==> flow/design.v <==
module rad4_reference(
    input [31:0] x,
    input [10:0] y,
    output [31:0] p
    );
    wire [5:0] sign_factor;
    wire [32:0] PP_5;
    wire [32:0] PP_4;
    wire [32:0] PP_3;
    wire [32:0] PP_2;
    wire [32:0] PP_1;
    wire [32:0] PP_0;
    wire [2:0] tmp1;
    wire [2:0] tmp0;
    assign tmp1 = {y[10],y[10:9]}; 
    assign tmp0 = {y[1:0],1'b0};
    rad4_BE PP5_gen(
        .x1(tmp1),
        .y(x),
        .sign_factor(sign_factor[5]),
        .PP(PP_5)
        );
    rad4_BE PP4_gen(
        .x1(y[9:7]),
        .y(x),
        .sign_factor(sign_factor[4]),
        .PP(PP_4)
        );
    rad4_BE PP3_gen(
        .x1(y[7:5]),
        .y(x),
        .sign_factor(sign_factor[3]),
        .PP(PP_3)
        );
    rad4_BE PP2_gen(
        .x1(y[5:3]),
        .y(x),
        .sign_factor(sign_factor[2]),
        .PP(PP_2)
        );
    rad4_BE PP1_gen(
        .x1(y[3:1]),
        .y(x),
        .sign_factor(sign_factor[1]),
        .PP(PP_1)
        );
    rad4_BE PP0_gen(
        .x1(tmp0),
        .y(x),
        .sign_factor(sign_factor[0]),
        .PP(PP_0)
        );
    PP_add Final(
        .sign_factor(sign_factor),
        .PP_5(PP_5),
        .PP_4(PP_4),
        .PP_3(PP_3),
        .PP_2(PP_2),
        .PP_1(PP_1),
        .PP_0(PP_0),
        .p(p)
        );
endmodule
module rad4_BE(
    input [2:0] x1,
    input [31:0] y,
    output sign_factor,
    output [32:0] PP
    );
    wire one, two, sign;
    code encode_block(
        .one(one),
        .two(two),
        .sign(sign),
        .y2(x1[2]),
        .y1(x1[1]),
        .y0(x1[0])
        );
    wire [32:0] tmp1_pp; 
    assign tmp1_pp = {y[31],y};  
    wire [33:0] out1;
    assign out1[0] = sign;
    genvar i;
    generate
        for ( i = 0; i < 33; i = i+1 )
            begin : pp_rad4_first 
            product pp_pr(tmp1_pp[i],out1[i],one,two,sign,PP[i],out1[i+1]);
            end
    endgenerate
    sgn_gen sign_gen(one,two,sign,sign_factor);
endmodule
module code(one,two,sign,y2,y1,y0);  
	input y2,y1,y0;                     
	output one,two,sign;                
	wire [1:0]k;                        
	xor x1(one,y0,y1);                  
	xor x2(k[1],y2,y1);                 
	not n1(k[0],one);                   
	and a1(two,k[0],k[1]);              
	assign sign=y2;                     
endmodule   
module product(x1,x0,one,two,sign,p,i);
	input x1,x0,sign,one,two;
	output p,i;
	wire [1:0] k;
	xor xo1(i,x1,sign);
	and a1(k[1],i,one);
	and a0(k[0],x0,two);
	or o1(p,k[1],k[0]);
endmodule
module sgn_gen(one,two,sign,sign_factor);
    input sign,one,two;
    output sign_factor;
    wire k;
    or o1(k,one,two);
    and a1(sign_factor,sign,k);
endmodule
module PP_add(
    input [5:0] sign_factor,
    input [32:0] PP_5,
    input [32:0] PP_4,
    input [32:0] PP_3,
    input [32:0] PP_2,
    input [32:0] PP_1,
    input [32:0] PP_0,
    output [31:0] p
    );
    wire [5:0] E_MSB;
    assign E_MSB[0] = ~ PP_0[32];
    assign E_MSB[1] = ~ PP_1[32];
    assign E_MSB[2] = ~ PP_2[32];
    assign E_MSB[3] = ~ PP_3[32];
    assign E_MSB[4] = ~ PP_4[32];
    assign E_MSB[5] = ~ PP_5[32];
    wire [33:0] sum00_FA;
    wire [33:0] carry00_FA;
    wire [33:0] tmp001_FA;
    wire [33:0] tmp002_FA;
    wire [33:0] tmp003_FA;
    assign tmp001_FA = {E_MSB[0],{3{PP_0[32]}},PP_0[32:4],PP_0[2]};
    assign tmp002_FA = {E_MSB[1],PP_1[32],PP_1[32:2],PP_1[0]};
    assign tmp003_FA = {PP_2,sign_factor[1]};
    genvar i001;
    generate
        for (i001 = 0; i001 < 34; i001 = i001 + 1)
            begin : pp_fad00
            FAd pp_fad(tmp001_FA[i001],tmp002_FA[i001], tmp003_FA[i001], carry00_FA[i001],sum00_FA[i001]);
            end
    endgenerate
    wire [1:0] sum00_HA;
    wire [1:0] carry00_HA;
    wire [1:0] tmp001_HA;
    wire [1:0] tmp002_HA;
    assign tmp001_HA = {1'b1,PP_0[3]};
    assign tmp002_HA = {PP_2[32],PP_1[1]};
    genvar i002;
    generate
        for (i002 = 0; i002 < 2; i002 = i002 + 1)
            begin : pp_had00
            HAd pp_had(tmp001_HA[i002],tmp002_HA[i002],carry00_HA[i002],sum00_HA[i002]);
            end
    endgenerate
    wire [32:0] sum01_FA;
    wire [32:0] carry01_FA;
    wire [32:0] tmp011_FA;
    wire [32:0] tmp012_FA;
    wire [32:0] tmp013_FA;
    assign tmp011_FA = {1'b1,E_MSB[3],PP_3[32],PP_3[32:4],PP_3[2]};
    assign tmp012_FA = {PP_4[32],PP_4[32:2],PP_4[0]};
    assign tmp013_FA = {PP_5[31:0],sign_factor[4]};
    genvar i011;
    generate
        for (i011 = 0; i011 < 33; i011 = i011 + 1)
            begin : pp_fad01
            FAd pp_fad(tmp011_FA[i011],tmp012_FA[i011], tmp013_FA[i011], carry01_FA[i011],sum01_FA[i011]);
            end
    endgenerate
    wire [1:0] sum01_HA;
    wire [1:0] carry01_HA;
    wire [1:0] tmp011_HA;
    wire [1:0] tmp012_HA;
    assign tmp011_HA = {E_MSB[4],PP_3[3]};
    assign tmp012_HA = {PP_5[32],PP_4[1]};
    genvar i012;
    generate
        for (i012 = 0; i012 < 2; i012 = i012 + 1)
            begin : pp_had01
            HAd pp_had(tmp011_HA[i012],tmp012_HA[i012],carry01_HA[i012],sum01_HA[i012]);
            end
    endgenerate
    wire [33:0] sum10_FA;
    wire [33:0] carry10_FA;
    wire [33:0] tmp101_FA;
    wire [33:0] tmp102_FA;
    wire [33:0] tmp103_FA;
    assign tmp101_FA = {E_MSB[2],sum00_HA[1],sum00_FA[33:3],sum00_FA[1]};
    assign tmp102_FA = {carry00_HA[1],carry00_FA[33:2],carry00_HA[0]};
    assign tmp103_FA = {sum01_FA[29:1],sum01_HA[0],sum01_FA[0],PP_3[1:0],sign_factor[2]};
    genvar i010;
    generate
        for (i010 = 0; i010 < 34; i010 = i010 + 1)
            begin : pp_fad10
            FAd pp_fad(tmp101_FA[i010],tmp102_FA[i010], tmp103_FA[i010], carry10_FA[i010],sum10_FA[i010]);
            end
    endgenerate
    wire [1:0] sum10_HA;
    wire [1:0] carry10_HA;
    wire [1:0] tmp101_HA;
    wire [1:0] tmp102_HA;
    assign tmp101_HA = {1'b1,sum00_FA[2]};
    assign tmp102_HA = {sum01_FA[30],carry00_FA[1]};
    genvar i013;
    generate
        for (i013 = 0; i013 < 2; i013 = i013 + 1)
            begin : pp_had11
            HAd pp_had(tmp101_HA[i013],tmp102_HA[i013],carry10_HA[i013],sum10_HA[i013]);
            end
    endgenerate
    wire [32:0] sum20_FA;
    wire [32:0] carry20_FA;
    wire [32:0] tmp201_FA;
    wire [32:0] tmp202_FA;
    wire [32:0] tmp203_FA;
    assign tmp201_FA = {carry10_HA[1],sum10_HA[1],sum10_FA[33:4],sum10_FA[1]};
    assign tmp202_FA = {sum01_FA[31],carry10_FA[33:3],carry10_HA[0]};
    assign tmp203_FA = {carry01_FA[30:1],carry01_HA[0],carry01_FA[0],sign_factor[3]};
    genvar i020;
    generate
        for (i020 = 0; i020 < 33; i020 = i020 + 1)
            begin : pp_fad20
            FAd pp_fad(tmp201_FA[i020],tmp202_FA[i020], tmp203_FA[i020], carry20_FA[i020],sum20_FA[i020]);
            end
    endgenerate
    wire [3:0] sum20_HA;
    wire [3:0] carry20_HA;
    wire [3:0] tmp201_HA;
    wire [3:0] tmp202_HA;
    assign tmp201_HA = {sum01_HA[1],sum01_FA[32],sum10_FA[3:2]};
    assign tmp202_HA = {carry01_FA[32:31],carry10_FA[2:1]};
    genvar i021;
    generate
        for (i021 = 0; i021 < 4; i021 = i021 + 1)
            begin : pp_had21
            HAd pp_had(tmp201_HA[i021],tmp202_HA[i021],carry20_HA[i021],sum20_HA[i021]);
            end
    endgenerate
    wire  sum30_FA;
    wire  carry30_FA;
    FAd pp_fad(sum20_FA[2],carry20_FA[1], sign_factor[5], carry30_FA,sum30_FA);
    wire [32:0] sum30_HA;
    wire [32:0] carry30_HA;
    wire [32:0] tmp301_HA;
    wire [32:0] tmp302_HA;
    assign tmp301_HA = {carry01_HA[1],sum20_HA[3:2],sum20_FA[32:3]};
    assign tmp302_HA = {carry20_HA[3:2],carry20_FA[32:2]};
    genvar i031;
    generate
        for (i031 = 0; i031 < 33; i031 = i031 + 1)
            begin : pp_had31
            HAd pp_had(tmp301_HA[i031],tmp302_HA[i031],carry30_HA[i031],sum30_HA[i031]);
            end
    endgenerate
    wire [44:0] tmp_sum;
    wire [44:0] tmp_add1;
    wire [44:0] tmp_add2;
    assign tmp_add1 = {1'b0,sum30_HA,sum30_FA,sum20_FA[1],sum20_HA[1:0],sum20_FA[0],sum10_HA[0],sum10_FA[0],sum00_HA[0],sum00_FA[0],PP_0[1:0]};
    assign tmp_add2 = {carry30_HA,carry30_FA,1'b0,carry20_HA[1:0],carry20_FA[0],1'b0,carry10_FA[0],1'b0,carry00_FA[0],2'b0,sign_factor[0]}; 
    assign tmp_sum = tmp_add1 + tmp_add2;
    assign p = tmp_sum[41:10];
endmodule
module FAd(a,b,c,cy,sm);
	input a,b,c;
	output cy,sm;
	wire x,y,z;
	xor x1(x,a,b);
	xor x2(sm,x,c);
	and a1(y,a,b);
	and a2(z,x,c);
	or o1(cy,y,z);
endmodule 
module HAd(a,b,cy,sm);
	input a,b;
	output cy,sm;
	xor x1(sm,a,b);
	and a1(cy,a,b);
endmodule 
module rad4_reference1(
    input [31:0] x,
    input [10:0] y,
    output [31:0] p
    );
    wire [5:0] sign_factor;
    wire [32:0] PP_5;
    wire [32:0] PP_4;
    wire [32:0] PP_3;
    wire [32:0] PP_2;
    wire [32:0] PP_1;
    wire [32:0] PP_0;
    wire [2:0] tmp1;
    wire [2:0] tmp0;
    assign tmp1 = {y[10],y[10:9]}; 
    assign tmp0 = {y[1:0],1'b0};
    rad4_BE1 PP5_gen(
        .x1(tmp1),
        .y(x),
        .sign_factor(sign_factor[5]),
        .PP(PP_5)
        );
    rad4_BE1 PP4_gen(
        .x1(y[9:7]),
        .y(x),
        .sign_factor(sign_factor[4]),
        .PP(PP_4)
        );
    rad4_BE1 PP3_gen(
        .x1(y[7:5]),
        .y(x),
        .sign_factor(sign_factor[3]),
        .PP(PP_3)
        );
    rad4_BE1 PP2_gen(
        .x1(y[5:3]),
        .y(x),
        .sign_factor(sign_factor[2]),
        .PP(PP_2)
        );
    rad4_BE1 PP1_gen(
        .x1(y[3:1]),
        .y(x),
        .sign_factor(sign_factor[1]),
        .PP(PP_1)
        );
    rad4_BE1 PP0_gen(
        .x1(tmp0),
        .y(x),
        .sign_factor(sign_factor[0]),
        .PP(PP_0)
        );
    PP_add1 Final(
        .sign_factor(sign_factor),
        .PP_5(PP_5),
        .PP_4(PP_4),
        .PP_3(PP_3),
        .PP_2(PP_2),
        .PP_1(PP_1),
        .PP_0(PP_0),
        .p(p)
        );
endmodule
module rad4_BE1(
    input [2:0] x1,
    input [31:0] y,
    output sign_factor,
    output [32:0] PP
    );
    wire one, two, sign;
    code1 encode1_block(
        .one(one),
        .two(two),
        .sign(sign),
        .y2(x1[2]),
        .y1(x1[1]),
        .y0(x1[0])
        );
    wire [32:0] tmp1_pp; 
    assign tmp1_pp = {y[31],y};  
    wire [33:0] out1;
    assign out1[0] = sign;
    genvar i;
    generate
        for ( i = 0; i < 33; i = i+1 )
            begin : pp_rad4_first 
            product1 pp_pr(tmp1_pp[i],out1[i],one,two,sign,PP[i],out1[i+1]);
            end
    endgenerate
    assign sign_factor = sign & (one | two);
endmodule
module code1(one,two,sign,y2,y1,y0);  
	input y2,y1,y0;                     
	output one,two,sign;                
	wire [1:0]k;                        
	xor x1(one,y0,y1);                  
	xor x2(k[1],y2,y1);                 
	not n1(k[0],one);                   
	and a1(two,k[0],k[1]);              
	assign sign=y2;                     
endmodule   
module product1(x1,x0,one,two,sign,p,i);
	input x1,x0,sign,one,two;
	output p,i;
	wire [1:0] k;
	xor xo1(i,x1,sign);
	and a1(k[1],i,one);
	and a0(k[0],x0,two);
	or o1(p,k[1],k[0]);
endmodule
module PP_add1(
    input [5:0] sign_factor,
    input [32:0] PP_5,
    input [32:0] PP_4,
    input [32:0] PP_3,
    input [32:0] PP_2,
    input [32:0] PP_1,
    input [32:0] PP_0,
    output [31:0] p
    );
    wire [5:0] E_MSB;
    assign E_MSB[0] = ~ PP_0[32];
    assign E_MSB[1] = ~ PP_1[32];
    assign E_MSB[2] = ~ PP_2[32];
    assign E_MSB[3] = ~ PP_3[32];
    assign E_MSB[4] = ~ PP_4[32];
    assign E_MSB[5] = ~ PP_5[32];
    wire [33:0] sum00_FA;
    wire [33:0] carry00_FA;
    wire [33:0] tmp001_FA;
    wire [33:0] tmp002_FA;
    wire [33:0] tmp003_FA;
    assign tmp001_FA = {E_MSB[0],{3{PP_0[32]}},PP_0[32:4],PP_0[2]};
    assign tmp002_FA = {E_MSB[1],PP_1[32],PP_1[32:2],PP_1[0]};
    assign tmp003_FA = {PP_2,sign_factor[1]};
    genvar i001;
    generate
        for (i001 = 0; i001 < 34; i001 = i001 + 1)
            begin : pp_FAd100
            FAd1 pp_FAd1(tmp001_FA[i001],tmp002_FA[i001], tmp003_FA[i001], carry00_FA[i001],sum00_FA[i001]);
            end
    endgenerate
    wire [1:0] sum00_HA;
    wire [1:0] carry00_HA;
    wire [1:0] tmp001_HA;
    wire [1:0] tmp002_HA;
    assign tmp001_HA = {1'b1,PP_0[3]};
    assign tmp002_HA = {PP_2[32],PP_1[1]};
    genvar i002;
    generate
        for (i002 = 0; i002 < 2; i002 = i002 + 1)
            begin : pp_HAd100
            HAd1 pp_HAd1(tmp001_HA[i002],tmp002_HA[i002],carry00_HA[i002],sum00_HA[i002]);
            end
    endgenerate
    wire [32:0] sum01_FA;
    wire [32:0] carry01_FA;
    wire [32:0] tmp011_FA;
    wire [32:0] tmp012_FA;
    wire [32:0] tmp013_FA;
    assign tmp011_FA = {1'b1,E_MSB[3],PP_3[32],PP_3[32:4],PP_3[2]};
    assign tmp012_FA = {PP_4[32],PP_4[32:2],PP_4[0]};
    assign tmp013_FA = {PP_5[31:0],sign_factor[4]};
    genvar i011;
    generate
        for (i011 = 0; i011 < 33; i011 = i011 + 1)
            begin : pp_FAd101
            FAd1 pp_FAd1(tmp011_FA[i011],tmp012_FA[i011], tmp013_FA[i011], carry01_FA[i011],sum01_FA[i011]);
            end
    endgenerate
    wire [1:0] sum01_HA;
    wire [1:0] carry01_HA;
    wire [1:0] tmp011_HA;
    wire [1:0] tmp012_HA;
    assign tmp011_HA = {E_MSB[4],PP_3[3]};
    assign tmp012_HA = {PP_5[32],PP_4[1]};
    genvar i012;
    generate
        for (i012 = 0; i012 < 2; i012 = i012 + 1)
            begin : pp_HAd101
            HAd1 pp_HAd1(tmp011_HA[i012],tmp012_HA[i012],carry01_HA[i012],sum01_HA[i012]);
            end
    endgenerate
    wire [33:0] sum10_FA;
    wire [33:0] carry10_FA;
    wire [33:0] tmp101_FA;
    wire [33:0] tmp102_FA;
    wire [33:0] tmp103_FA;
    assign tmp101_FA = {E_MSB[2],sum00_HA[1],sum00_FA[33:3],sum00_FA[1]};
    assign tmp102_FA = {carry00_HA[1],carry00_FA[33:2],carry00_HA[0]};
    assign tmp103_FA = {sum01_FA[29:1],sum01_HA[0],sum01_FA[0],PP_3[1:0],sign_factor[2]};
    genvar i010;
    generate
        for (i010 = 0; i010 < 34; i010 = i010 + 1)
            begin : pp_FAd110
            FAd1 pp_FAd1(tmp101_FA[i010],tmp102_FA[i010], tmp103_FA[i010], carry10_FA[i010],sum10_FA[i010]);
            end
    endgenerate
    wire [1:0] sum10_HA;
    wire [1:0] carry10_HA;
    wire [1:0] tmp101_HA;
    wire [1:0] tmp102_HA;
    assign tmp101_HA = {1'b1,sum00_FA[2]};
    assign tmp102_HA = {sum01_FA[30],carry00_FA[1]};
    genvar i013;
    generate
        for (i013 = 0; i013 < 2; i013 = i013 + 1)
            begin : pp_HAd111
            HAd1 pp_HAd1(tmp101_HA[i013],tmp102_HA[i013],carry10_HA[i013],sum10_HA[i013]);
            end
    endgenerate
    wire [32:0] sum20_FA;
    wire [32:0] carry20_FA;
    wire [32:0] tmp201_FA;
    wire [32:0] tmp202_FA;
    wire [32:0] tmp203_FA;
    assign tmp201_FA = {carry10_HA[1],sum10_HA[1],sum10_FA[33:4],sum10_FA[1]};
    assign tmp202_FA = {sum01_FA[31],carry10_FA[33:3],carry10_HA[0]};
    assign tmp203_FA = {carry01_FA[30:1],carry01_HA[0],carry01_FA[0],sign_factor[3]};
    genvar i020;
    generate
        for (i020 = 0; i020 < 33; i020 = i020 + 1)
            begin : pp_FAd120
            FAd1 pp_FAd1(tmp201_FA[i020],tmp202_FA[i020], tmp203_FA[i020], carry20_FA[i020],sum20_FA[i020]);
            end
    endgenerate
    wire [3:0] sum20_HA;
    wire [3:0] carry20_HA;
    wire [3:0] tmp201_HA;
    wire [3:0] tmp202_HA;
    assign tmp201_HA = {sum01_HA[1],sum01_FA[32],sum10_FA[3:2]};
    assign tmp202_HA = {carry01_FA[32:31],carry10_FA[2:1]};
    genvar i021;
    generate
        for (i021 = 0; i021 < 4; i021 = i021 + 1)
            begin : pp_HAd121
            HAd1 pp_HAd1(tmp201_HA[i021],tmp202_HA[i021],carry20_HA[i021],sum20_HA[i021]);
            end
    endgenerate
    wire  sum30_FA;
    wire  carry30_FA;
    FAd1 pp_FAd1(sum20_FA[2],carry20_FA[1], sign_factor[5], carry30_FA,sum30_FA);
    wire [32:0] sum30_HA;
    wire [32:0] carry30_HA;
    wire [32:0] tmp301_HA;
    wire [32:0] tmp302_HA;
    assign tmp301_HA = {carry01_HA[1],sum20_HA[3:2],sum20_FA[32:3]};
    assign tmp302_HA = {carry20_HA[3:2],carry20_FA[32:2]};
    genvar i031;
    generate
        for (i031 = 0; i031 < 33; i031 = i031 + 1)
            begin : pp_HAd131
            HAd1 pp_HAd1(tmp301_HA[i031],tmp302_HA[i031],carry30_HA[i031],sum30_HA[i031]);
            end
    endgenerate
    wire [44:0] tmp_sum;
    wire [44:0] tmp_add1;
    wire [44:0] tmp_add2;
    assign tmp_add1 = {1'b0,sum30_HA,sum30_FA,sum20_FA[1],sum20_HA[1:0],sum20_FA[0],sum10_HA[0],sum10_FA[0],sum00_HA[0],sum00_FA[0],PP_0[1:0]};
    assign tmp_add2 = {carry30_HA,carry30_FA,1'b0,carry20_HA[1:0],carry20_FA[0],1'b0,carry10_FA[0],1'b0,carry00_FA[0],2'b0,sign_factor[0]}; 
    assign tmp_sum = tmp_add1 + tmp_add2;
    assign p = tmp_sum[41:10];
endmodule
module FAd1(a,b,c,cy,sm);
	input a,b,c;
	output cy,sm;
	wire x,y,z;
	xor x1(x,a,b);
	xor x2(sm,x,c);
	and a1(y,a,b);
	and a2(z,x,c);
	or o1(cy,y,z);
endmodule 
module HAd1(a,b,cy,sm);
	input a,b;
	output cy,sm;
	xor x1(sm,a,b);
	and a1(cy,a,b);
endmodule 
module rad4_reference2(
    input [31:0] x,
    input [10:0] y,
    output [31:0] p
    );
    wire [5:0] sign_factor;
    wire [32:0] PP_5;
    wire [32:0] PP_4;
    wire [32:0] PP_3;
    wire [32:0] PP_2;
    wire [32:0] PP_1;
    wire [32:0] PP_0;
    wire [2:0] tmp1;
    wire [2:0] tmp0;
    assign tmp1 = {y[10],y[10:9]}; 
    assign tmp0 = {y[1:0],1'b0};
    rad4_BE2 PP5_gen(
        .x1(tmp1),
        .y(x),
        .sign_factor(sign_factor[5]),
        .PP(PP_5)
        );
    rad4_BE2 PP4_gen(
        .x1(y[9:7]),
        .y(x),
        .sign_factor(sign_factor[4]),
        .PP(PP_4)
        );
    rad4_BE2 PP3_gen(
        .x1(y[7:5]),
        .y(x),
        .sign_factor(sign_factor[3]),
        .PP(PP_3)
        );
    rad4_BE2 PP2_gen(
        .x1(y[5:3]),
        .y(x),
        .sign_factor(sign_factor[2]),
        .PP(PP_2)
        );
    rad4_BE2 PP1_gen(
        .x1(y[3:1]),
        .y(x),
        .sign_factor(sign_factor[1]),
        .PP(PP_1)
        );
    rad4_BE2 PP0_gen(
        .x1(tmp0),
        .y(x),
        .sign_factor(sign_factor[0]),
        .PP(PP_0)
        );
    PP_add2 Final(
        .sign_factor(sign_factor),
        .PP_5(PP_5),
        .PP_4(PP_4),
        .PP_3(PP_3),
        .PP_2(PP_2),
        .PP_1(PP_1),
        .PP_0(PP_0),
        .p(p)
        );
endmodule
module rad4_BE2(
    input [2:0] x1,
    input [31:0] y,
    output sign_factor,
    output [32:0] PP
    );
    wire one, two, sign;
    code2 encode2_block(
        .one(one),
        .two(two),
        .sign(sign),
        .y2(x1[2]),
        .y1(x1[1]),
        .y0(x1[0])
        );
    wire [32:0] tmp1_pp; 
    assign tmp1_pp = {y[31],y};  
    wire [33:0] out1;
    assign out1[0] = sign;
    genvar i;
    generate
        for ( i = 0; i < 33; i = i+1 )
            begin : pp_rad4_first 
            product2 pp_pr(tmp1_pp[i],out1[i],one,two,sign,PP[i],out1[i+1]);
            end
    endgenerate
    assign sign_factor = sign & (one | two);
endmodule
module code2(one,two,sign,y2,y1,y0);  
	input y2,y1,y0;                     
	output one,two,sign;                
	wire [1:0]k;                        
	xor x1(one,y0,y1);                  
	xor x2(k[1],y2,y1);                 
	not n1(k[0],one);                   
	and a1(two,k[0],k[1]);              
	assign sign=y2;                     
endmodule   
module product2(x1,x0,one,two,sign,p,i);
	input x1,x0,sign,one,two;
	output p,i;
	wire [1:0] k;
	xor xo1(i,x1,sign);
	and a1(k[1],i,one);
	and a0(k[0],x0,two);
	or o1(p,k[1],k[0]);
endmodule
module PP_add2(
    input [5:0] sign_factor,
    input [32:0] PP_5,
    input [32:0] PP_4,
    input [32:0] PP_3,
    input [32:0] PP_2,
    input [32:0] PP_1,
    input [32:0] PP_0,
    output [31:0] p
    );
    wire [5:0] E_MSB;
    assign E_MSB[0] = ~ PP_0[32];
    assign E_MSB[1] = ~ PP_1[32];
    assign E_MSB[2] = ~ PP_2[32];
    assign E_MSB[3] = ~ PP_3[32];
    assign E_MSB[4] = ~ PP_4[32];
    assign E_MSB[5] = ~ PP_5[32];
    wire [33:0] sum00_FA;
    wire [33:0] carry00_FA;
    wire [33:0] tmp001_FA;
    wire [33:0] tmp002_FA;
    wire [33:0] tmp003_FA;
    assign tmp001_FA = {E_MSB[0],{3{PP_0[32]}},PP_0[32:4],PP_0[2]};
    assign tmp002_FA = {E_MSB[1],PP_1[32],PP_1[32:2],PP_1[0]};
    assign tmp003_FA = {PP_2,sign_factor[1]};
    genvar i001;
    generate
        for (i001 = 0; i001 < 34; i001 = i001 + 1)
            begin : pp_FAd200
            FAd2 pp_FAd2(tmp001_FA[i001],tmp002_FA[i001], tmp003_FA[i001], carry00_FA[i001],sum00_FA[i001]);
            end
    endgenerate
    wire [1:0] sum00_HA;
    wire [1:0] carry00_HA;
    wire [1:0] tmp001_HA;
    wire [1:0] tmp002_HA;
    assign tmp001_HA = {1'b1,PP_0[3]};
    assign tmp002_HA = {PP_2[32],PP_1[1]};
    genvar i002;
    generate
        for (i002 = 0; i002 < 2; i002 = i002 + 1)
            begin : pp_HAd200
            HAd2 pp_HAd2(tmp001_HA[i002],tmp002_HA[i002],carry00_HA[i002],sum00_HA[i002]);
            end
    endgenerate
    wire [32:0] sum01_FA;
    wire [32:0] carry01_FA;
    wire [32:0] tmp011_FA;
    wire [32:0] tmp012_FA;
    wire [32:0] tmp013_FA;
    assign tmp011_FA = {1'b1,E_MSB[3],PP_3[32],PP_3[32:4],PP_3[2]};
    assign tmp012_FA = {PP_4[32],PP_4[32:2],PP_4[0]};
    assign tmp013_FA = {PP_5[31:0],sign_factor[4]};
    genvar i011;
    generate
        for (i011 = 0; i011 < 33; i011 = i011 + 1)
            begin : pp_FAd201
            FAd2 pp_FAd2(tmp011_FA[i011],tmp012_FA[i011], tmp013_FA[i011], carry01_FA[i011],sum01_FA[i011]);
            end
    endgenerate
    wire [1:0] sum01_HA;
    wire [1:0] carry01_HA;
    wire [1:0] tmp011_HA;
    wire [1:0] tmp012_HA;
    assign tmp011_HA = {E_MSB[4],PP_3[3]};
    assign tmp012_HA = {PP_5[32],PP_4[1]};
    genvar i012;
    generate
        for (i012 = 0; i012 < 2; i012 = i012 + 1)
            begin : pp_HAd201
            HAd2 pp_HAd2(tmp011_HA[i012],tmp012_HA[i012],carry01_HA[i012],sum01_HA[i012]);
            end
    endgenerate
    wire [33:0] sum10_FA;
    wire [33:0] carry10_FA;
    wire [33:0] tmp101_FA;
    wire [33:0] tmp102_FA;
    wire [33:0] tmp103_FA;
    assign tmp101_FA = {E_MSB[2],sum00_HA[1],sum00_FA[33:3],sum00_FA[1]};
    assign tmp102_FA = {carry00_HA[1],carry00_FA[33:2],carry00_HA[0]};
    assign tmp103_FA = {sum01_FA[29:1],sum01_HA[0],sum01_FA[0],PP_3[1:0],sign_factor[2]};
    genvar i010;
    generate
        for (i010 = 0; i010 < 34; i010 = i010 + 1)
            begin : pp_FAd210
            FAd2 pp_FAd2(tmp101_FA[i010],tmp102_FA[i010], tmp103_FA[i010], carry10_FA[i010],sum10_FA[i010]);
            end
    endgenerate
    wire [1:0] sum10_HA;
    wire [1:0] carry10_HA;
    wire [1:0] tmp101_HA;
    wire [1:0] tmp102_HA;
    assign tmp101_HA = {1'b1,sum00_FA[2]};
    assign tmp102_HA = {sum01_FA[30],carry00_FA[1]};
    genvar i013;
    generate
        for (i013 = 0; i013 < 2; i013 = i013 + 1)
            begin : pp_HAd211
            HAd2 pp_HAd2(tmp101_HA[i013],tmp102_HA[i013],carry10_HA[i013],sum10_HA[i013]);
            end
    endgenerate
    wire [32:0] sum20_FA;
    wire [32:0] carry20_FA;
    wire [32:0] tmp201_FA;
    wire [32:0] tmp202_FA;
    wire [32:0] tmp203_FA;
    assign tmp201_FA = {carry10_HA[1],sum10_HA[1],sum10_FA[33:4],sum10_FA[1]};
    assign tmp202_FA = {sum01_FA[31],carry10_FA[33:3],carry10_HA[0]};
    assign tmp203_FA = {carry01_FA[30:1],carry01_HA[0],carry01_FA[0],sign_factor[3]};
    genvar i020;
    generate
        for (i020 = 0; i020 < 33; i020 = i020 + 1)
            begin : pp_FAd220
            FAd2 pp_FAd2(tmp201_FA[i020],tmp202_FA[i020], tmp203_FA[i020], carry20_FA[i020],sum20_FA[i020]);
            end
    endgenerate
    wire [3:0] sum20_HA;
    wire [3:0] carry20_HA;
    wire [3:0] tmp201_HA;
    wire [3:0] tmp202_HA;
    assign tmp201_HA = {sum01_HA[1],sum01_FA[32],sum10_FA[3:2]};
    assign tmp202_HA = {carry01_FA[32:31],carry10_FA[2:1]};
    genvar i021;
    generate
        for (i021 = 0; i021 < 4; i021 = i021 + 1)
            begin : pp_HAd221
            HAd2 pp_HAd2(tmp201_HA[i021],tmp202_HA[i021],carry20_HA[i021],sum20_HA[i021]);
            end
    endgenerate
    wire  sum30_FA;
    wire  carry30_FA;
    FAd2 pp_FAd2(sum20_FA[2],carry20_FA[1], sign_factor[5], carry30_FA,sum30_FA);
    wire [32:0] sum30_HA;
    wire [32:0] carry30_HA;
    wire [32:0] tmp301_HA;
    wire [32:0] tmp302_HA;
    assign tmp301_HA = {carry01_HA[1],sum20_HA[3:2],sum20_FA[32:3]};
    assign tmp302_HA = {carry20_HA[3:2],carry20_FA[32:2]};
    genvar i031;
    generate
        for (i031 = 0; i031 < 33; i031 = i031 + 1)
            begin : pp_HAd231
            HAd2 pp_HAd2(tmp301_HA[i031],tmp302_HA[i031],carry30_HA[i031],sum30_HA[i031]);
            end
    endgenerate
    wire [44:0] tmp_sum;
    wire [44:0] tmp_add1;
    wire [44:0] tmp_add2;
    assign tmp_add1 = {1'b0,sum30_HA,sum30_FA,sum20_FA[1],sum20_HA[1:0],sum20_FA[0],sum10_HA[0],sum10_FA[0],sum00_HA[0],sum00_FA[0],PP_0[1:0]};
    assign tmp_add2 = {carry30_HA,carry30_FA,1'b0,carry20_HA[1:0],carry20_FA[0],1'b0,carry10_FA[0],1'b0,carry00_FA[0],2'b0,sign_factor[0]}; 
    assign tmp_sum = tmp_add1 + tmp_add2;
    assign p = tmp_sum[41:10];
endmodule
module FAd2(a,b,c,cy,sm);
	input a,b,c;
	output cy,sm;
	wire x,y,z;
	xor x1(x,a,b);
	xor x2(sm,x,c);
	and a1(y,a,b);
	and a2(z,x,c);
	or o1(cy,y,z);
endmodule 
module HAd2(a,b,cy,sm);
	input a,b;
	output cy,sm;
	xor x1(sm,a,b);
	and a1(cy,a,b);
endmodule 
module rad4_reference3(
    input [31:0] x,
    input [10:0] y,
    output [31:0] p
    );
    wire [5:0] sign_factor;
    wire [32:0] PP_5;
    wire [32:0] PP_4;
    wire [32:0] PP_3;
    wire [32:0] PP_2;
    wire [32:0] PP_1;
    wire [32:0] PP_0;
    wire [2:0] tmp1;
    wire [2:0] tmp0;
    assign tmp1 = {y[10],y[10:9]}; 
    assign tmp0 = {y[1:0],1'b0};
    rad4_BE3 PP5_gen(
        .x1(tmp1),
        .y(x),
        .sign_factor(sign_factor[5]),
        .PP(PP_5)
        );
    rad4_BE3 PP4_gen(
        .x1(y[9:7]),
        .y(x),
        .sign_factor(sign_factor[4]),
        .PP(PP_4)
        );
    rad4_BE3 PP3_gen(
        .x1(y[7:5]),
        .y(x),
        .sign_factor(sign_factor[3]),
        .PP(PP_3)
        );
    rad4_BE3 PP2_gen(
        .x1(y[5:3]),
        .y(x),
        .sign_factor(sign_factor[2]),
        .PP(PP_2)
        );
    rad4_BE3 PP1_gen(
        .x1(y[3:1]),
        .y(x),
        .sign_factor(sign_factor[1]),
        .PP(PP_1)
        );
    rad4_BE3 PP0_gen(
        .x1(tmp0),
        .y(x),
        .sign_factor(sign_factor[0]),
        .PP(PP_0)
        );
    PP_add3 Final(
        .sign_factor(sign_factor),
        .PP_5(PP_5),
        .PP_4(PP_4),
        .PP_3(PP_3),
        .PP_2(PP_2),
        .PP_1(PP_1),
        .PP_0(PP_0),
        .p(p)
        );
endmodule
module rad4_BE3(
    input [2:0] x1,
    input [31:0] y,
    output sign_factor,
    output [32:0] PP
    );
    wire one, two, sign;
    code3 encode3_block(
        .one(one),
        .two(two),
        .sign(sign),
        .y2(x1[2]),
        .y1(x1[1]),
        .y0(x1[0])
        );
    wire [32:0] tmp1_pp; 
    assign tmp1_pp = {y[31],y};  
    wire [33:0] out1;
    assign out1[0] = sign;
    genvar i;
    generate
        for ( i = 0; i < 33; i = i+1 )
            begin : pp_rad4_first 
            product3 pp_pr(tmp1_pp[i],out1[i],one,two,sign,PP[i],out1[i+1]);
            end
    endgenerate
    assign sign_factor = sign & (one | two);
endmodule
module code3(one,two,sign,y2,y1,y0);  
	input y2,y1,y0;                     
	output one,two,sign;                
	wire [1:0]k;                        
	xor x1(one,y0,y1);                  
	xor x2(k[1],y2,y1);                 
	not n1(k[0],one);                   
	and a1(two,k[0],k[1]);              
	assign sign=y2;                     
endmodule   
module product3(x1,x0,one,two,sign,p,i);
	input x1,x0,sign,one,two;
	output p,i;
	wire [1:0] k;
	xor xo1(i,x1,sign);
	and a1(k[1],i,one);
	and a0(k[0],x0,two);
	or o1(p,k[1],k[0]);
endmodule
module PP_add3(
    input [5:0] sign_factor,
    input [32:0] PP_5,
    input [32:0] PP_4,
    input [32:0] PP_3,
    input [32:0] PP_2,
    input [32:0] PP_1,
    input [32:0] PP_0,
    output [31:0] p
    );
    wire [5:0] E_MSB;
    assign E_MSB[0] = ~ PP_0[32];
    assign E_MSB[1] = ~ PP_1[32];
    assign E_MSB[2] = ~ PP_2[32];
    assign E_MSB[3] = ~ PP_3[32];
    assign E_MSB[4] = ~ PP_4[32];
    assign E_MSB[5] = ~ PP_5[32];
    wire [33:0] sum00_FA;
    wire [33:0] carry00_FA;
    wire [33:0] tmp001_FA;
    wire [33:0] tmp002_FA;
    wire [33:0] tmp003_FA;
    assign tmp001_FA = {E_MSB[0],{3{PP_0[32]}},PP_0[32:4],PP_0[2]};
    assign tmp002_FA = {E_MSB[1],PP_1[32],PP_1[32:2],PP_1[0]};
    assign tmp003_FA = {PP_2,sign_factor[1]};
    genvar i001;
    generate
        for (i001 = 0; i001 < 34; i001 = i001 + 1)
            begin : pp_FAd300
            FAd3 pp_FAd3(tmp001_FA[i001],tmp002_FA[i001], tmp003_FA[i001], carry00_FA[i001],sum00_FA[i001]);
            end
    endgenerate
    wire [1:0] sum00_HA;
    wire [1:0] carry00_HA;
    wire [1:0] tmp001_HA;
    wire [1:0] tmp002_HA;
    assign tmp001_HA = {1'b1,PP_0[3]};
    assign tmp002_HA = {PP_2[32],PP_1[1]};
    genvar i002;
    generate
        for (i002 = 0; i002 < 2; i002 = i002 + 1)
            begin : pp_HAd300
            HAd3 pp_HAd3(tmp001_HA[i002],tmp002_HA[i002],carry00_HA[i002],sum00_HA[i002]);
            end
    endgenerate
    wire [32:0] sum01_FA;
    wire [32:0] carry01_FA;
    wire [32:0] tmp011_FA;
    wire [32:0] tmp012_FA;
    wire [32:0] tmp013_FA;
    assign tmp011_FA = {1'b1,E_MSB[3],PP_3[32],PP_3[32:4],PP_3[2]};
    assign tmp012_FA = {PP_4[32],PP_4[32:2],PP_4[0]};
    assign tmp013_FA = {PP_5[31:0],sign_factor[4]};
    genvar i011;
    generate
        for (i011 = 0; i011 < 33; i011 = i011 + 1)
            begin : pp_FAd301
            FAd3 pp_FAd3(tmp011_FA[i011],tmp012_FA[i011], tmp013_FA[i011], carry01_FA[i011],sum01_FA[i011]);
            end
    endgenerate
    wire [1:0] sum01_HA;
    wire [1:0] carry01_HA;
    wire [1:0] tmp011_HA;
    wire [1:0] tmp012_HA;
    assign tmp011_HA = {E_MSB[4],PP_3[3]};
    assign tmp012_HA = {PP_5[32],PP_4[1]};
    genvar i012;
    generate
        for (i012 = 0; i012 < 2; i012 = i012 + 1)
            begin : pp_HAd301
            HAd3 pp_HAd3(tmp011_HA[i012],tmp012_HA[i012],carry01_HA[i012],sum01_HA[i012]);
            end
    endgenerate
    wire [33:0] sum10_FA;
    wire [33:0] carry10_FA;
    wire [33:0] tmp101_FA;
    wire [33:0] tmp102_FA;
    wire [33:0] tmp103_FA;
    assign tmp101_FA = {E_MSB[2],sum00_HA[1],sum00_FA[33:3],sum00_FA[1]};
    assign tmp102_FA = {carry00_HA[1],carry00_FA[33:2],carry00_HA[0]};
    assign tmp103_FA = {sum01_FA[29:1],sum01_HA[0],sum01_FA[0],PP_3[1:0],sign_factor[2]};
    genvar i010;
    generate
        for (i010 = 0; i010 < 34; i010 = i010 + 1)
            begin : pp_FAd310
            FAd3 pp_FAd3(tmp101_FA[i010],tmp102_FA[i010], tmp103_FA[i010], carry10_FA[i010],sum10_FA[i010]);
            end
    endgenerate
    wire [1:0] sum10_HA;
    wire [1:0] carry10_HA;
    wire [1:0] tmp101_HA;
    wire [1:0] tmp102_HA;
    assign tmp101_HA = {1'b1,sum00_FA[2]};
    assign tmp102_HA = {sum01_FA[30],carry00_FA[1]};
    genvar i013;
    generate
        for (i013 = 0; i013 < 2; i013 = i013 + 1)
            begin : pp_HAd311
            HAd3 pp_HAd3(tmp101_HA[i013],tmp102_HA[i013],carry10_HA[i013],sum10_HA[i013]);
            end
    endgenerate
    wire [32:0] sum20_FA;
    wire [32:0] carry20_FA;
    wire [32:0] tmp201_FA;
    wire [32:0] tmp202_FA;
    wire [32:0] tmp203_FA;
    assign tmp201_FA = {carry10_HA[1],sum10_HA[1],sum10_FA[33:4],sum10_FA[1]};
    assign tmp202_FA = {sum01_FA[31],carry10_FA[33:3],carry10_HA[0]};
    assign tmp203_FA = {carry01_FA[30:1],carry01_HA[0],carry01_FA[0],sign_factor[3]};
    genvar i020;
    generate
        for (i020 = 0; i020 < 33; i020 = i020 + 1)
            begin : pp_FAd320
            FAd3 pp_FAd3(tmp201_FA[i020],tmp202_FA[i020], tmp203_FA[i020], carry20_FA[i020],sum20_FA[i020]);
            end
    endgenerate
    wire [3:0] sum20_HA;
    wire [3:0] carry20_HA;
    wire [3:0] tmp201_HA;
    wire [3:0] tmp202_HA;
    assign tmp201_HA = {sum01_HA[1],sum01_FA[32],sum10_FA[3:2]};
    assign tmp202_HA = {carry01_FA[32:31],carry10_FA[2:1]};
    genvar i021;
    generate
        for (i021 = 0; i021 < 4; i021 = i021 + 1)
            begin : pp_HAd321
            HAd3 pp_HAd3(tmp201_HA[i021],tmp202_HA[i021],carry20_HA[i021],sum20_HA[i021]);
            end
    endgenerate
    wire  sum30_FA;
    wire  carry30_FA;
    FAd3 pp_FAd3(sum20_FA[2],carry20_FA[1], sign_factor[5], carry30_FA,sum30_FA);
    wire [32:0] sum30_HA;
    wire [32:0] carry30_HA;
    wire [32:0] tmp301_HA;
    wire [32:0] tmp302_HA;
    assign tmp301_HA = {carry01_HA[1],sum20_HA[3:2],sum20_FA[32:3]};
    assign tmp302_HA = {carry20_HA[3:2],carry20_FA[32:2]};
    genvar i031;
    generate
        for (i031 = 0; i031 < 33; i031 = i031 + 1)
            begin : pp_HAd331
            HAd3 pp_HAd3(tmp301_HA[i031],tmp302_HA[i031],carry30_HA[i031],sum30_HA[i031]);
            end
    endgenerate
    wire [44:0] tmp_sum;
    wire [44:0] tmp_add1;
    wire [44:0] tmp_add2;
    assign tmp_add1 = {1'b0,sum30_HA,sum30_FA,sum20_FA[1],sum20_HA[1:0],sum20_FA[0],sum10_HA[0],sum10_FA[0],sum00_HA[0],sum00_FA[0],PP_0[1:0]};
    assign tmp_add2 = {carry30_HA,carry30_FA,1'b0,carry20_HA[1:0],carry20_FA[0],1'b0,carry10_FA[0],1'b0,carry00_FA[0],2'b0,sign_factor[0]}; 
    assign tmp_sum = tmp_add1 + tmp_add2;
    assign p = tmp_sum[41:10];
endmodule
module FAd3(a,b,c,cy,sm);
	input a,b,c;
	output cy,sm;
	wire x,y,z;
	xor x1(x,a,b);
	xor x2(sm,x,c);
	and a1(y,a,b);
	and a2(z,x,c);
	or o1(cy,y,z);
endmodule 
module HAd3(a,b,cy,sm);
	input a,b;
	output cy,sm;
	xor x1(sm,a,b);
	and a1(cy,a,b);
endmodule 
module fos_exact_tra_v1(
    input [31:0] x_in,
    input [10:0] a1,
    input clk,
    input reset,
    output [31:0] y_out);
    wire [31:0] b1x;
    wire [31:0] a1y;
    wire signed [31:0] sum0_next;
    wire signed [31:0] sum1;
    reg signed [31:0] sum0;
    rad4_reference mult(sum1,a1,a1y);
    assign y_out = sum0 + x_in;
    assign sum1 = y_out;
    assign sum0_next = a1y - x_in;
    always @ (posedge clk)
    if (reset) begin
        sum0 <= 32'b0;
    end else begin
        sum0 <= sum0_next;
    end
endmodule
module fos_exact_v1(
    input [31:0] x_in,
    input [10:0] a1,
    input clk,
    input reset,
    output [31:0] y_out);
    wire signed [31:0] Data_feedforward;
    wire signed [31:0] Data_feedback;
    wire signed [31:0] sum0;
    reg signed  [31:0] Samples_in1; 
    reg signed  [31:0] Samples_in2; 
    reg signed  [31:0] Samples_out; 
    assign Data_feedforward = {Samples_in2}; 
    assign y_out = Samples_in1 - Data_feedforward - Data_feedback; 
    rad4_reference mult(Samples_out,a1,Data_feedback);
   always @ (posedge clk) 
   if(reset == 1) begin
         Samples_in1 <= 0; 
         Samples_in2 <= 0; 
         Samples_out <= 0; 
      end 
   else begin 
      Samples_in1 <= x_in; 
      Samples_in2 <= Samples_in1; 
      Samples_out <= y_out; 
   end 
endmodule
module fos_exact_tra_v2(
    input [31:0] x_in,
    input [10:0] a1,
    input clk,
    input reset,
    output [31:0] y_out);
    wire [31:0] b1x;
    wire [31:0] a1y;
    wire signed [31:0] sum0_next;
    wire signed [31:0] sum1;
    reg signed [31:0] sum0;
    rad4_reference1 mult(sum1,a1,a1y);
    assign y_out = sum0 + x_in;
    assign sum1 = y_out;
    assign sum0_next = a1y - x_in;
    always @ (posedge clk)
    if (reset) begin
        sum0 <= 32'b0;
    end else begin
        sum0 <= sum0_next;
    end
endmodule
module fos_exact_v2(
    input [31:0] x_in,
    input [10:0] a1,
    input clk,
    input reset,
    output [31:0] y_out);
    wire signed [31:0] Data_feedforward;
    wire signed [31:0] Data_feedback;
    wire signed [31:0] sum0;
    reg signed  [31:0] Samples_in1; 
    reg signed  [31:0] Samples_in2; 
    reg signed  [31:0] Samples_out; 
    assign Data_feedforward = {Samples_in2}; 
    assign y_out = Samples_in1 - Data_feedforward - Data_feedback; 
    rad4_reference1 mult(Samples_out,a1,Data_feedback);
   always @ (posedge clk) 
   if(reset == 1) begin
         Samples_in1 <= 0; 
         Samples_in2 <= 0; 
         Samples_out <= 0; 
      end 
   else begin 
      Samples_in1 <= x_in; 
      Samples_in2 <= Samples_in1; 
      Samples_out <= y_out; 
   end 
endmodule
module fos_exact_tra_v3(
    input [31:0] x_in,
    input [10:0] a1,
    input [10:0] b1,
    input clk,
    input reset,
    output [31:0] y_out);
    wire [31:0] b1x;
    wire [31:0] a1y;
    wire signed [31:0] sum0_next;
    wire signed [31:0] sum1;
    reg signed [31:0] sum0;
    rad4_reference2 mult(x_in,b1,b1x);
    rad4_reference2 mult2(sum1,a1,a1y);
    assign y_out = sum0 + x_in;
    assign sum1 = y_out;
    assign sum0_next = b1x + a1y;
    always @ (posedge clk)
    if (reset) begin
        sum0 <= 32'b0;
    end else begin
        sum0 <= sum0_next;
    end
endmodule
module fos_exact_v3(
    input [31:0] x_in,
    input [10:0] a1,
    input [10:0] b1,
    input clk,
    input reset,
    output [31:0] y_out);
    wire signed [31:0] Data_feedforward;
    wire signed [31:0] Data_feedback;
    wire signed [31:0] sum0;
    reg signed  [31:0] Samples_in1; 
    reg signed  [31:0] Samples_in2; 
    reg signed  [31:0] Samples_out; 
    assign y_out = Samples_in1 + Data_feedforward - Data_feedback; 
    rad4_reference2 mult(Samples_out,a1,Data_feedback);
    rad4_reference2 mult1(Samples_in2,b1,Data_feedforward);                     
   always @ (posedge clk) 
   if(reset == 1) begin
         Samples_in1 <= 0; 
         Samples_in2 <= 0; 
         Samples_out <= 0; 
      end 
   else begin 
      Samples_in1 <= x_in; 
      Samples_in2 <= Samples_in1; 
      Samples_out <= y_out; 
   end 
endmodule
module fos_exact_tra_v4(
    input [31:0] x_in,
    input [10:0] a1,
    input clk,
    input reset,
    output [31:0] y_out);
    wire [31:0] b1x;
    wire [31:0] a1y;
    wire signed [31:0] sum0_next;
    wire signed [31:0] sum1;
    reg signed [31:0] sum0;
    rad4_reference3 mult(sum1,a1,a1y);
    assign y_out = sum0 + x_in;
    assign sum1 = y_out;
    assign sum0_next = a1y;
    always @ (posedge clk)
    if (reset) begin
        sum0 <= 32'b0;
    end else begin
        sum0 <= sum0_next;
    end
endmodule
module fos_exact_v4(
    input [31:0] x_in,
    input [10:0] a1,
    input clk,
    input reset,
    output [31:0] y_out);
    wire signed [31:0] Data_feedforward;
    wire signed [31:0] Data_feedback;
    wire signed [31:0] sum0;
    reg signed  [31:0] Samples_in1; 
    reg signed  [31:0] Samples_in2; 
    reg signed  [31:0] Samples_out; 
    assign y_out = Samples_in1 - Data_feedback; 
    rad4_reference3 mult(Samples_out,a1,Data_feedback);
   always @ (posedge clk) 
   if(reset == 1) begin
         Samples_in1 <= 0; 
         Samples_in2 <= 0; 
         Samples_out <= 0; 
      end 
   else begin 
      Samples_in1 <= x_in; 
      Samples_in2 <= Samples_in1; 
      Samples_out <= y_out; 
   end 
endmodule
module a_filter_reference_32x11(
    input [31:0] x_in,
    input clk,
    input [5:0] reset,
    output [31:0] y_out);
    wire [10:0] a1_1;
    wire [10:0] a1_2;
    wire [10:0] a1_3;
    wire [10:0] a1_4;
    wire [10:0] b1;
    assign a1_1 = -11'sd208;
    assign a1_2 = -11'sd1021;
    assign a1_3 = -11'sd930;
    assign a1_4 = -11'sd1010;
    assign b1 = 11'sd307;
    wire [31:0] y_1;
    wire [31:0] y_2;
    wire [31:0] y_3;
    wire [31:0] y_4;
    wire [31:0] y_5;
    fos_exact_v4 first_stage(x_in,a1_4,clk,reset[0],y_1);
    fos_exact_v3 second_stage(y_1,a1_3,b1,clk,reset[1],y_2);
    fos_exact_v2 third_stage(y_2,a1_2,clk,reset[2],y_3);
    fos_exact_v2 fourth_stage(y_3,a1_2,clk,reset[3],y_4);
    fos_exact_v1 fifth_stage(y_4,a1_1,clk,reset[4],y_5);
    fos_exact_v1 sixth_stage(y_5,a1_1,clk,reset[5],y_out);
endmodule
Appendix: tool output

== Tool chain data of a_filter_reference_32x11 ==
Tool output for the design above before and after an edit, in the order of the flow.
"before" refers to lines of the RTL above, "after" to lines of the edited file.
"difference" is "after" less "before", of the values as shown.
Operators carry their Yosys type and port widths (W data, S select, Z words).
Cell names lack the library's common part.
Not given: -

* Top module: a_filter_reference_32x11
* Clock: clk
* Standard-cell library: sky130hd
* Timing corner: tt_025C_1v80

== Edit of the RTL ==
The edit as a unified diff against the file above.
This change comes from a script, not from a designer. The edited design behaves differently; no optimisation was intended.

<pre>
@@ -1157,5 +1157,5 @@
     reg signed  [31:0] Samples_out; 
     assign Data_feedforward = {Samples_in2}; 
-    assign y_out = Samples_in1 - Data_feedforward - Data_feedback; 
+    assign y_out = Samples_in1 + Data_feedforward - Data_feedback; 
     rad4_reference mult(Samples_out,a1,Data_feedback);
    always @ (posedge clk) 
</pre>

== After elaboration ==
Yosys after proc, flatten, opt, wreduce and memory -nomap, before mapping. Enables and synchronous resets that opt folds into registers are not counted as muxes. Memory bits, and registers merged into a memory's read port (data or address), are not among the register bits. Print and check cells are not counted. Equal cells are merged and count once.

{| class="wikitable"
|+ Cells by class
! item !! before !! after !! difference
|-
| add/subtract/negate cells || 18 || 18 || 0
|-
| bitwise gates (word level) || 3071 || 3071 || 0
|}

{| class="wikitable"
|+ Operators by type and width
! kind !! before !! after !! difference
|-
| $sub A32 B32 Y32 || 10 || 8 || -2
|-
| $add A32 B32 Y32 || 1 || 3 || +2
|-
| $xor A1 B1 Y1 || 1277 || 1277 || 0
|-
| $and A1 B1 Y1 || 1261 || 1261 || 0
|-
| $or A1 B1 Y1 || 298 || 298 || 0
|-
| $not A1 Y1 || 235 || 235 || 0
|-
| $add A42 B42 Y42 || 7 || 7 || 0
|}

{| class="wikitable"
|+ Word-level totals
! item !! before !! after !! difference
|-
| register bits || 544 || 544 || 0
|-
| bits of input ports || 39 || 39 || 0
|-
| output and inout bits || 32 || 32 || 0
|-
| cells after elaboration || 3106 || 3106 || 0
|}

== Longest topological paths ==
Depth = most cells in a row (Yosys ltp): at word level without a register or memory, in the mapped netlist without a sequential cell, where the memories' decode and read muxes count.

{| class="wikitable"
|+ Logic depth
! item !! before !! after !! difference
|-
| word-level depth || 14 || 14 || 0
|-
| ABC_AREA || 0 || 0 || -
|-
| gate-level depth with buffers || 33 || 35 || +2
|-
| gate-level depth less buffers || 33 || 35 || +2
|}

== Mapped cells and area ==
Source: synth_stat.txt of the flow (Yosys; design flattened, memories mapped). It holds for the ABC_AREA given above (unset counts as 0); a run with the other value may have another netlist.

{| class="wikitable"
|+ Cell types
! cell !! before !! after !! difference
|-
| inv_1 || 1581 || 1398 || -183
|-
| nor2b_1 || 109 || 177 || +68
|-
| nor2_1 || 625 || 586 || -39
|-
| o21a_1 || 57 || 88 || +31
|-
| o21ai_1 || 0 || 30 || +30
|-
| a21oi_1 || 295 || 268 || -27
|-
| a31oi_1 || 41 || 20 || -21
|-
| a21o_1 || 165 || 148 || -17
|-
| and3_1 || 34 || 20 || -14
|-
| xnor2_1 || 222 || 209 || -13
|-
| o21ai_0 || 145 || 132 || -13
|-
| a31o_2 || 12 || 2 || -10
|-
| a211o_1 || 3 || 12 || +9
|-
| or2_2 || 23 || 30 || +7
|-
| nand4_1 || 36 || 42 || +6
|-
| a221o_1 || 8 || 2 || -6
|-
| o22ai_1 || 3 || 9 || +6
|-
| nand2_1 || 147 || 152 || +5
|}

Not every row of either side is listed.

{| class="wikitable"
|+ Mapped netlist
! item !! before !! after !! difference
|-
| cell count || 6357 || 6139 || -218
|-
| synthesis area (um^2) || 55318.1 || 54420.9 || -897.2
|-
| flip-flop cells || 544 || 544 || 0
|}

By module: a second synthesis without flattening, with its own total; a netlist apart from the flattened one above.

{| class="wikitable"
|+ Second synthesis, totals
! item !! before !! after !! difference
|-
| cells (unflattened synthesis) || 9980 || 9968 || -12
|-
| area (unflattened synthesis) (um^2) || 95354.0 || 94773.4 || -580.6
|}

Each row is one instance without its submodules.

{| class="wikitable"
|+ By module, before
! module !! times used !! cells !! area (um^2) !! seq. area (um^2)
|-
| fos_exact_v1 || 2 || 607 || 5689.2 || 1921.8
|-
| fos_exact_v2 || 2 || 607 || 5689.2 || 1921.8
|-
| (name not given) || 396 || 2 || 17.5 || 0.0
|-
| (name not given) || 396 || 2 || 17.5 || 0.0
|-
| (name not given) || 396 || 2 || 17.5 || 0.0
|-
| FAd || 270 || 1 || 20.0 || 0.0
|-
| FAd1 || 270 || 1 || 20.0 || 0.0
|-
| FAd2 || 270 || 1 || 20.0 || 0.0
|-
| fos_exact_v3 || 1 || 606 || 5336.4 || 1921.8
|-
| PP_add || 2 || 327 || 2199.6 || 0.0
|-
| PP_add1 || 2 || 327 || 2199.6 || 0.0
|-
| PP_add2 || 2 || 327 || 2199.6 || 0.0
|-
| fos_exact_v4 || 1 || 406 || 3535.9 || 1281.2
|-
| (name not given) || 198 || 2 || 17.5 || 0.0
|}

before: Further modules, not shown: 20.

{| class="wikitable"
|+ By module, after
! module !! times used !! cells !! area (um^2) !! seq. area (um^2)
|-
| fos_exact_v2 || 2 || 607 || 5689.2 || 1921.8
|-
| fos_exact_v1 || 2 || 600 || 5362.6 || 1921.8
|-
| (name not given) || 396 || 2 || 17.5 || 0.0
|-
| (name not given) || 396 || 2 || 17.5 || 0.0
|-
| (name not given) || 396 || 2 || 17.5 || 0.0
|-
| fos_exact_v3 || 1 || 608 || 5408.9 || 1921.8
|-
| FAd || 270 || 1 || 20.0 || 0.0
|-
| FAd1 || 270 || 1 || 20.0 || 0.0
|-
| FAd2 || 270 || 1 || 20.0 || 0.0
|-
| PP_add || 2 || 327 || 2199.6 || 0.0
|-
| PP_add1 || 2 || 327 || 2199.6 || 0.0
|-
| PP_add2 || 2 || 327 || 2199.6 || 0.0
|-
| fos_exact_v4 || 1 || 406 || 3535.9 || 1281.2
|-
| (name not given) || 198 || 2 || 17.5 || 0.0
|}

after: Further modules, not shown: 20.

== Timing after synthesis ==
OpenSTA on the mapped netlist: ideal clock, no wires. The path of least setup slack (recovery checks aside). Input and output delay are each 20% of the period. Register names are those of the netlist, which keeps one name where synthesis merged equal registers.

{| class="wikitable"
|+ Path post-synthesis
! item !! before !! after !! difference
|-
| kind || register to output || register to output || -
|-
| start || reg sixth_stage.Samples_out[10] || reg sixth_stage.Samples_out[4] || -
|-
| end || out y_out[28] || out y_out[31] || -
|-
| clock period (ns) || 9.0 || 9.0 || 0.0
|-
| time at the first pin (ns) || 0.000 || 0.000 || 0.000
|-
| data arrival time (ns) || 6.100 || 6.219 || +0.119
|-
| data required time (ns) || 7.200 || 7.200 || 0.000
|-
| setup slack (ns) || 1.100 || 0.981 || -0.119
|-
| delay of the path (ns) || 6.100 || 6.219 || +0.119
|-
| driving pins on the path || 29 || 30 || +1
|-
| path buffers || 1 || 0 || -1
|-
| synthesis period reached (ns) || 7.9 || 8.019 || +0.119
|}

"delay of the path" is the arrival time less input delay plus setup time.
At an output port there is no setup time.
"driving pins on the path": output pins that drive a net of the path, with the launching flip-flop's if there is one; two outputs of one cell count as two.
"synthesis period reached" = period - worst setup slack (recovery checks aside). The figure is calculated, with input and output delays left at 20% of the set period.
The rows between start and end are the longest chain of elaborated cells between them; the timing report does not say that the signal goes this way. Where chains are equally long, one stands for them.
A line is the first line of the expression or statement that the cell stems from. Yosys adds cells for indexed reads and writes and turns some case tables into memories.

On the way, post-synthesis, before:
* Cells stage by stage: dfxtp_1 -> inv_1 -> ha_1 -> ha_1 -> inv_1 -> fa_1 -> inv_1 -> ha_1 -> ha_1 -> and3_1 -> a221o_1 -> a21oi_1 -> o2bb2ai_1 -> a211oi_1 -> nor2_1 -> a21oi_1 -> xnor2_1 -> fa_1 -> inv_1 -> ha_1 -> buf_1 -> nand2_1 -> a21o_1 -> a31o_2 -> a31oi_1 -> o21ai_0 -> a21oi_1 -> o21ai_0 -> o31a_1
* Length of the longest elaborated chain: 9
* Elaborated cells on any way between the ends: 57
* Source lines of those cells: 9
* Classes of those cells: 2 x add/sub; 55 x logic

{| class="wikitable"
|+ RTL lines, path post-synthesis, before
! item !! line !! source
|-
| start: declaration || 1157 || <nowiki>reg signed  [31:0] Samples_out;</nowiki>
|-
| start: assignment || 1165 || <nowiki>Samples_out <= 0;</nowiki>
|-
| start: assignment || 1170 || <nowiki>Samples_out <= y_out;</nowiki>
|-
| $not A1 Y1 || - ||
|-
| $xor A1 B1 Y1 || 275 || <nowiki>xor x1(x,a,b);</nowiki>
|-
| $xor A1 B1 Y1 || 276 || <nowiki>xor x2(sm,x,c);</nowiki>
|-
| $xor A1 B1 Y1 || 275 ||
|-
| $and A1 B1 Y1 || 278 || <nowiki>and a2(z,x,c);</nowiki>
|-
| $or A1 B1 Y1 || 279 || <nowiki>or o1(cy,y,z);</nowiki>
|-
| $xor A1 B1 Y1 || 284 || <nowiki>xor x1(sm,a,b);</nowiki>
|-
| $add A42 B42 Y42 || 268 || <nowiki>assign tmp_sum = tmp_add1 + tmp_add2;</nowiki>
|-
| $sub A32 B32 Y32 || 1159 || <nowiki>assign y_out = Samples_in1 - Data_feedforward - Data_feedback;</nowiki>
|-
| end: declaration || 1326 || <nowiki>output [31:0] y_out);</nowiki>
|}

On the way, post-synthesis, after:
* Cells stage by stage: dfxtp_1 -> inv_1 -> ha_1 -> ha_1 -> inv_1 -> fa_1 -> inv_1 -> ha_1 -> ha_1 -> a21oi_1 -> o21ai_0 -> nor2_1 -> nor2_1 -> and2_1 -> o21a_1 -> o21a_1 -> o21a_1 -> or2_2 -> fa_1 -> ha_1 -> and3_1 -> and3_1 -> nor4bb_1 -> o41ai_1 -> a21oi_1 -> a21o_1 -> a21oi_1 -> a21oi_1 -> xnor2_1 -> xor2_1
* Length of the longest elaborated chain: 9
* Elaborated cells on any way between the ends: 50
* Source lines of those cells: 9
* Classes of those cells: 2 x add/sub; 48 x logic

{| class="wikitable"
|+ RTL lines, path post-synthesis, after
! item !! line !! source
|-
| start: declaration || 1157 || <nowiki>reg signed  [31:0] Samples_out;</nowiki>
|-
| start: assignment || 1165 || <nowiki>Samples_out <= 0;</nowiki>
|-
| start: assignment || 1170 || <nowiki>Samples_out <= y_out;</nowiki>
|-
| $not A1 Y1 || - ||
|-
| $xor A1 B1 Y1 || 275 || <nowiki>xor x1(x,a,b);</nowiki>
|-
| $xor A1 B1 Y1 || 276 || <nowiki>xor x2(sm,x,c);</nowiki>
|-
| $xor A1 B1 Y1 || 275 ||
|-
| $and A1 B1 Y1 || 278 || <nowiki>and a2(z,x,c);</nowiki>
|-
| $or A1 B1 Y1 || 279 || <nowiki>or o1(cy,y,z);</nowiki>
|-
| $xor A1 B1 Y1 || 284 || <nowiki>xor x1(sm,a,b);</nowiki>
|-
| $add A42 B42 Y42 || 268 || <nowiki>assign tmp_sum = tmp_add1 + tmp_add2;</nowiki>
|-
| $sub A32 B32 Y32 || 1159 || <nowiki>assign y_out = Samples_in1 + Data_feedforward - Data_feedback;</nowiki>
|-
| end: declaration || 1326 || <nowiki>output [31:0] y_out);</nowiki>
|}

== Worst path after layout ==
From the final timing report of the runs of set A: the path of least setup slack in the routed layout; clock arrival at registers is part of the times.

{| class="wikitable"
|+ Path post-layout
! item !! before !! after !! difference
|-
| kind || register to output || register to output || -
|-
| start || reg sixth_stage.Samples_out[9] || reg sixth_stage.Samples_out[5] || -
|-
| end || out y_out[28] || out y_out[28] || -
|-
| clock period (ns) || 9.0 || 9.0 || 0.0
|-
| time at the first pin (ns) || 0.63 || 0.66 || +0.03
|-
| data arrival time (ns) || 7.02 || 7.06 || +0.04
|-
| data required time (ns) || 7.20 || 7.20 || 0.00
|-
| setup slack (ns) || 0.18 || 0.14 || -0.04
|-
| driving pins on the path || 34 || 33 || -1
|-
| path buffers || 6 || 3 || -3
|}

The rows between start and end are the longest chain of elaborated cells between them; the timing report does not say that the signal goes this way. Where chains are equally long, one stands for them.

On the way, post-layout, before:
* Cells stage by stage: dfxtp_2 -> inv_1 -> ha_1 -> ha_1 -> inv_1 -> fa_1 -> inv_1 -> ha_4 -> ha_4 -> and3_4 -> a221o_1 -> a21oi_4 -> buf_4 -> buf_6 -> nand2b_4 -> and2_4 -> o21a_1 -> nor2_2 -> xnor2_1 -> fa_1 -> inv_2 -> ha_4 -> a21o_1 -> a21oi_2 -> nor3b_4 -> a31o_4 -> a31oi_4 -> buf_6 -> o21ai_2 -> buf_6 -> a21oi_4 -> buf_4 -> o31a_1 -> buf_2
* Length of the longest elaborated chain: 9
* Elaborated cells on any way between the ends: 57
* Source lines of those cells: 9
* Classes of those cells: 2 x add/sub; 55 x logic

{| class="wikitable"
|+ RTL lines, path post-layout, before
! item !! line !! source
|-
| start: declaration || 1157 || <nowiki>reg signed  [31:0] Samples_out;</nowiki>
|-
| start: assignment || 1165 || <nowiki>Samples_out <= 0;</nowiki>
|-
| start: assignment || 1170 || <nowiki>Samples_out <= y_out;</nowiki>
|-
| $not A1 Y1 || - ||
|-
| $xor A1 B1 Y1 || 275 || <nowiki>xor x1(x,a,b);</nowiki>
|-
| $xor A1 B1 Y1 || 276 || <nowiki>xor x2(sm,x,c);</nowiki>
|-
| $xor A1 B1 Y1 || 275 ||
|-
| $and A1 B1 Y1 || 278 || <nowiki>and a2(z,x,c);</nowiki>
|-
| $or A1 B1 Y1 || 279 || <nowiki>or o1(cy,y,z);</nowiki>
|-
| $xor A1 B1 Y1 || 284 || <nowiki>xor x1(sm,a,b);</nowiki>
|-
| $add A42 B42 Y42 || 268 || <nowiki>assign tmp_sum = tmp_add1 + tmp_add2;</nowiki>
|-
| $sub A32 B32 Y32 || 1159 || <nowiki>assign y_out = Samples_in1 - Data_feedforward - Data_feedback;</nowiki>
|-
| end: declaration || 1326 || <nowiki>output [31:0] y_out);</nowiki>
|}

On the way, post-layout, after:
* Cells stage by stage: dfxtp_1 -> inv_1 -> ha_1 -> ha_1 -> inv_1 -> fa_1 -> inv_1 -> ha_4 -> ha_4 -> nand3_2 -> a31oi_4 -> nor2_1 -> nor2_1 -> and2_4 -> o21a_1 -> o21a_1 -> o21a_1 -> nor2_2 -> xnor2_2 -> fa_1 -> ha_4 -> and3_4 -> and3_4 -> buf_6 -> o2111ai_4 -> a311oi_4 -> o41ai_4 -> a21oi_2 -> buf_4 -> a211o_1 -> a21oi_2 -> xnor2_1 -> buf_2
* Length of the longest elaborated chain: 9
* Elaborated cells on any way between the ends: 55
* Source lines of those cells: 9
* Classes of those cells: 2 x add/sub; 53 x logic

{| class="wikitable"
|+ RTL lines, path post-layout, after
! item !! line !! source
|-
| start: declaration || 1157 || <nowiki>reg signed  [31:0] Samples_out;</nowiki>
|-
| start: assignment || 1165 || <nowiki>Samples_out <= 0;</nowiki>
|-
| start: assignment || 1170 || <nowiki>Samples_out <= y_out;</nowiki>
|-
| $not A1 Y1 || - ||
|-
| $xor A1 B1 Y1 || 275 || <nowiki>xor x1(x,a,b);</nowiki>
|-
| $xor A1 B1 Y1 || 276 || <nowiki>xor x2(sm,x,c);</nowiki>
|-
| $xor A1 B1 Y1 || 275 ||
|-
| $and A1 B1 Y1 || 278 || <nowiki>and a2(z,x,c);</nowiki>
|-
| $or A1 B1 Y1 || 279 || <nowiki>or o1(cy,y,z);</nowiki>
|-
| $xor A1 B1 Y1 || 284 || <nowiki>xor x1(sm,a,b);</nowiki>
|-
| $add A42 B42 Y42 || 268 || <nowiki>assign tmp_sum = tmp_add1 + tmp_add2;</nowiki>
|-
| $sub A32 B32 Y32 || 1159 || <nowiki>assign y_out = Samples_in1 + Data_feedforward - Data_feedback;</nowiki>
|-
| end: declaration || 1326 || <nowiki>output [31:0] y_out);</nowiki>
|}

== Flow runs ==
Runs of the flow (Yosys, OpenROAD) on both versions; the two runs of a pair have the same settings. The constraints put input and output delay at 20% of the set period each and load the outputs with 0.01 pF.

Flow settings, set A:
* CORE_UTILIZATION: 40
* period_ns: 9.0
* CAP_MARGIN: 20
* CORE_MARGIN: 2
* SLEW_MARGIN: 20

{| class="wikitable"
|+ Final reports, set A
! item !! before !! after !! difference
|-
| post-synthesis cell area (um^2) || 55318.1 || 54420.9 || -897.2
|-
| die outline area (um^2) || 141286.0 || 139017.0 || -2269.0
|-
| standard-cell area after layout (um^2) || 61238.7 || 60175.2 || -1063.5
|-
| utilization after layout (%) || 44.6 || 44.5 || -0.1
|-
| setup slack of the worst path (ns) || 0.179 || 0.138 || -0.041
|-
| total negative slack on setup checks (ns) || 0.000 || 0.000 || 0.000
|-
| worst hold slack after layout (ns) || 0.461 || 0.442 || -0.019
|-
| achieved period (ns) || 8.821 || 8.862 || +0.041
|}

Flow settings, set B:
* CELL_PAD_IN_SITES_DETAIL_PLACEMENT: 0
* CORE_ASPECT_RATIO: 0.7
* CORE_UTILIZATION: 30
* CTS_CLUSTER_DIAMETER: 253
* CTS_CLUSTER_SIZE: 97
* GPL_TIMING_DRIVEN: 1
* MAX_ROUTING_LAYER: met5
* MIN_ROUTING_LAYER: met2
* SETUP_SLACK_MARGIN: 0.61
* TNS_END_PERCENT: 35
* period_ns: 5.13
* CAP_MARGIN: 20
* CORE_MARGIN: 2
* SLEW_MARGIN: 20

{| class="wikitable"
|+ Final reports, set B
! item !! before !! after !! difference
|-
| post-synthesis cell area (um^2) || 55318.1 || 54420.9 || -897.2
|-
| die outline area (um^2) || 187900.0 || 184880.0 || -3020.0
|-
| standard-cell area after layout (um^2) || 79492.5 || 75817.7 || -3674.8
|-
| utilization after layout (%) || 43.5 || 42.1 || -1.4
|-
| setup slack of the worst path (ns) || -2.895 || -3.129 || -0.234
|-
| total negative slack on setup checks (ns) || -350.708 || -379.393 || -28.685
|-
| worst hold slack after layout (ns) || 0.462 || 0.467 || +0.005
|-
| achieved period (ns) || 8.025 || 8.259 || +0.234
|}

By "achieved period" is meant the clock period of the run minus its worst setup slack. This is arithmetic on one report: input and output delays are still those of the set period (20% each).
